==> flow/design.v <==
module seq_mult(d, done, clk, a, b, go, reset);
  parameter n=32, log2n=5;
  output [2*n-1:0] d;
  output reg done;
	input clk;
	input [n-1:0] a, b;
	input go, reset;
	reg c;
	reg [n-1:0] p, q, m;
	reg [log2n:0]count;
	reg [n:0] sum;
	reg [log2n:0] count_n;
	always @(posedge clk, posedge reset)
		if(reset == 1) begin
			done <= 0;
		end
    else if(reset == 0) begin
			if(go) begin
				c <= 0;
        p <= 0;
				q <= a;
				m <= b;
				done <= 0;
				count <= n;
      end
			else if (!done) begin
				if (q[0] == 0) begin
					sum = 0 + p; 
				end
				else begin
					sum = m + p; 
				end
				{c,p,q} <= {sum,q} >> 1;
				count_n = count - 1;
				count <= count_n;
				if (count_n == 0) begin
					done <= 1;
				end
			end
		end
	assign d = {p,q};
endmodule
Tool chain data of seq_mult --
What the tools print for seq_mult, step after step. Lines are those of the file above, counted from 1. Operators: Yosys type, input widths -> output width; for muxes data width and select width s. Cell names lack the library's common part. The mark -- stands for no value.
Inputs: design top seq_mult, clock input clk, standard-cell library sky130hd, corner tt_025C_1v80

After elaboration --
Source: Yosys, flattened and elaborated, memories not mapped. Widths are those after wreduce. Registers that Yosys merges into a memory's read port (data or address) are not register bits. Print and check cells do not count. Equal cells are merged and count once.
Cells by class: bitwise gates (word level) 1, add/sub/neg operators 2, multiplexer cells 8, equal/unequal tests 1, reduce/logical cells 3
Operators with widths (number):
- $mux 32 | 3
- $add 32x32->33 | 1
- $mux 33 | 1
- $sub 6x1->6 const B | 1
- $logic_not 6->1 | 1
- $mux 6 | 1
- $reduce_and 2->1 | 2
- $mux 1 | 3
- $ne 2x1->1 const B | 1
- $not 1->1 | 1
Word-level totals: flip-flop bits (word level) 103, elaborated cells 20

Depth --
Depth = most cells in a row (Yosys ltp): at word level without a register or memory, in the mapped netlist without a sequential cell, where the memories' decode and read muxes count.
Logic depth: word-level depth 5, ABC_AREA 0, gate-level depth with buffers 9

Netlist --
Source: synth_stat.txt of the flow (Yosys; design flattened, memories mapped). It holds for the ABC_AREA given above (unset counts as 0); a run with the other value may have another netlist.
Synthesis totals: cell count 491, sequential area 3088.0 µm², flip-flops 103, chip area (Yosys) 5855.6 µm²
Cell types:
- edfxtp_1 | number 102, total area 3.06E+03 µm²
- ha_1 | number 34, total area 425.408 µm²
- mux2_2 | number 31, total area 349.085 µm²
- a21oi_1 | number 33, total area 165.158 µm²
- nor2_1 | number 37, total area 138.883 µm²
- nand2_1 | number 34, total area 127.622 µm²
- o21ai_0 | number 25, total area 125.12 µm²
- a21o_1 | number 16, total area 120.115 µm²
- xnor2_1 | number 13, total area 113.859 µm²
- mux2i_1 | number 9, total area 90.086 µm²
- a32o_1 | number 8, total area 80.077 µm²
- a211oi_1 | number 8, total area 60.058 µm²
- or3_1 | number 9, total area 56.304 µm²
- xor2_1 | number 6, total area 52.55 µm²
- nand4_1 | number 8, total area 50.048 µm²
- o21a_1 | number 6, total area 45.043 µm²
- o21bai_1 | number 6, total area 45.043 µm²
- a21oi_2 | number 5, total area 43.792 µm²
Other cell types: 42; their cells: 101.

Path before layout --
OpenSTA on the mapped netlist: ideal clock, no wires. The path of least setup slack (recovery checks aside). Input and output delay are each 20% of the period. Register names are those of the netlist, which keeps one name where synthesis merged equal registers.
Timing path post-synthesis: kind input to register, from in go, to reg count[0], arrival 4.501 ns, setup time 0.522 ns, launch time at the first pin 0.660 ns, clock period 3.3 ns, buffers on the path 1, data required time 2.778 ns, slack -1.723 ns, delay of the path 4.363 ns, stages 3, synthesis period reached 5.023 ns
"delay of the path" = arrival - input delay + setup time. "stages": output pins that drive a net of the path, with the launching flip-flop's if there is one; two outputs of one cell count as two. "synthesis period reached" is the clock period less the worst setup slack; recovery checks do not enter. This is arithmetic on one report: input and output delays are still those of the set period (20% each).
Between the ends, post-synthesis: cell sequence clkbuf_1 inv_1 a21oi_1, length of the longest elaborated chain 0
Ends and longest elaborated chain, post-synthesis:
- from (decl) | RTL line 7 | input go, reset;
- to (assign) | RTL line 24 | count <= n;
- to (assign) | RTL line 35 | count <= count_n;
- to (decl) | RTL line 10 | reg [log2n:0]count;

Worst path after layout --
Path of least setup slack in the final report of entry A (OpenROAD, finished layout, wires in). Where an end is a register, its clock arrival counts in the times.
Timing path after layout: kind register to register, from reg p[0], to reg p[23], clock period 1.75 ns, launch time at the first pin 0.36 ns, buffers on the path 1, arrival 2.90 ns, stages 11, data required time 1.87 ns, slack -1.04 ns, setup time 0.24 ns
The rows between start and end are the longest chain of elaborated cells between them; the timing report does not say that the signal goes this way. Where chains are equally long, one stands for them. A line is the first line of the expression or statement that the cell stems from. Yosys adds cells for indexed reads and writes and turns some case tables into memories.
Between the ends, after layout: cell sequence edfxtp_1 ha_2 fa_2 a21o_1 nand4_1 buf_4 a21oi_2 o211ai_4 a21oi_2 or3_1 a32o_1, length of the longest elaborated chain 3
Ends and longest elaborated chain, after layout:
- from (decl) | RTL line 9 | reg [n-1:0] p, q, m;
- from (assign) | RTL line 20 | p <= 0;
- $add 32x32->33 | RTL line 31 | sum = m + p;
- $mux 33 | RTL line 27 | if (q[0] == 0) begin
- $mux 32 | RTL line 26 | else if (!done) begin
- to (assign) | RTL line 20
- to (decl) | RTL line 9

Subject: seq_mult on sky130hd, stored results

Hello all,

Measured results for seq_mult: 4 stored runs of the Yosys and OpenROAD flow on sky130hd. The settings differ; the order carries no meaning. The constraints put input and output delay at 20% of the set period each and load the outputs with 0.01 pF.
"period reached" means the clock period less the worst setup slack. The figure is calculated, with input and output delays left at 20% of the set period.
"allowed time less slack (worst setup path)" = time allowed to the worst setup path (clock period - input delay - output delay, where it has them) - its slack; a late launch clock adds to it, a late capture clock takes from it.
By "power consumption" is meant OpenSTA's value without simulated activity: inputs other than the clock are taken to toggle once in ten clock periods, and the tool carries that through the logic.

* Entry A | settings: ABC_AREA 0; CAP_MARGIN 35; CELL_PAD_IN_SITES_DETAIL_PLACEMENT 0; CORE_UTILIZATION 17; GPL_TIMING_DRIVEN 0; MIN_ROUTING_LAYER met2; PLACE_DENSITY_LB_ADDON 0.01; SLEW_MARGIN 15; period_ns 1.75; CORE_MARGIN 2 | results: total die area 35946.3 µm²; standard-cell area after layout 8787.2 µm²; allowed time less slack (worst setup path) 2.79 ns; critical path kind register to register; smallest setup slack -1.036 ns; power consumption 0.007644 W; period reached 2.786 ns; netlist area reported by Yosys 5855.6 µm²; final utilization 26.1 %; post-route setup TNS -21.712 ns
* Entry B | settings: CELL_PAD_IN_SITES_GLOBAL_PLACEMENT 1; CORE_MARGIN 4; CORE_UTILIZATION 38; GPL_ROUTABILITY_DRIVEN 0; GPL_TIMING_DRIVEN 0; MIN_ROUTING_LAYER met2; SETUP_SLACK_MARGIN 0.27; SLEW_MARGIN 0; period_ns 2.03; CAP_MARGIN 20 | results: netlist area reported by Yosys 5855.6 µm²; smallest setup slack -0.686 ns; period reached 2.716 ns; post-route setup TNS -12.486 ns; final utilization 57.8 %; power consumption 0.006701 W; allowed time less slack (worst setup path) 2.72 ns; critical path kind register to register; standard-cell area after layout 8757.1 µm²; total die area 17459.7 µm²
* Entry C | settings: ABC_AREA 1; CELL_PAD_IN_SITES_GLOBAL_PLACEMENT 3; CORE_UTILIZATION 68; CTS_CLUSTER_DIAMETER 262; CTS_CLUSTER_SIZE 89; GPL_ROUTABILITY_DRIVEN 0; PLACE_DENSITY_LB_ADDON 0.15; SETUP_SLACK_MARGIN 0.1; period_ns 3.3; CAP_MARGIN 20; CORE_MARGIN 2; SLEW_MARGIN 20 | did not finish, placement stopped with FLW-0024
* Entry D | settings: CTS_CLUSTER_DIAMETER 235; CTS_CLUSTER_SIZE 47; HOLD_SLACK_MARGIN 0.29; SETUP_SLACK_MARGIN -0.01; SLEW_MARGIN 35; TNS_END_PERCENT 20; period_ns 3.3; CAP_MARGIN 20; CORE_MARGIN 2; CORE_UTILIZATION 40 | results: smallest setup slack 0.396 ns; period reached 2.904 ns; final utilization 53.2 %; total die area 15622.5 µm²; power consumption 0.003698 W; allowed time less slack (worst setup path) 2.90 ns; critical path kind register to register; netlist area reported by Yosys 5855.6 µm²; post-route setup TNS 0.000 ns; standard-cell area after layout 7676.1 µm²

Thanks
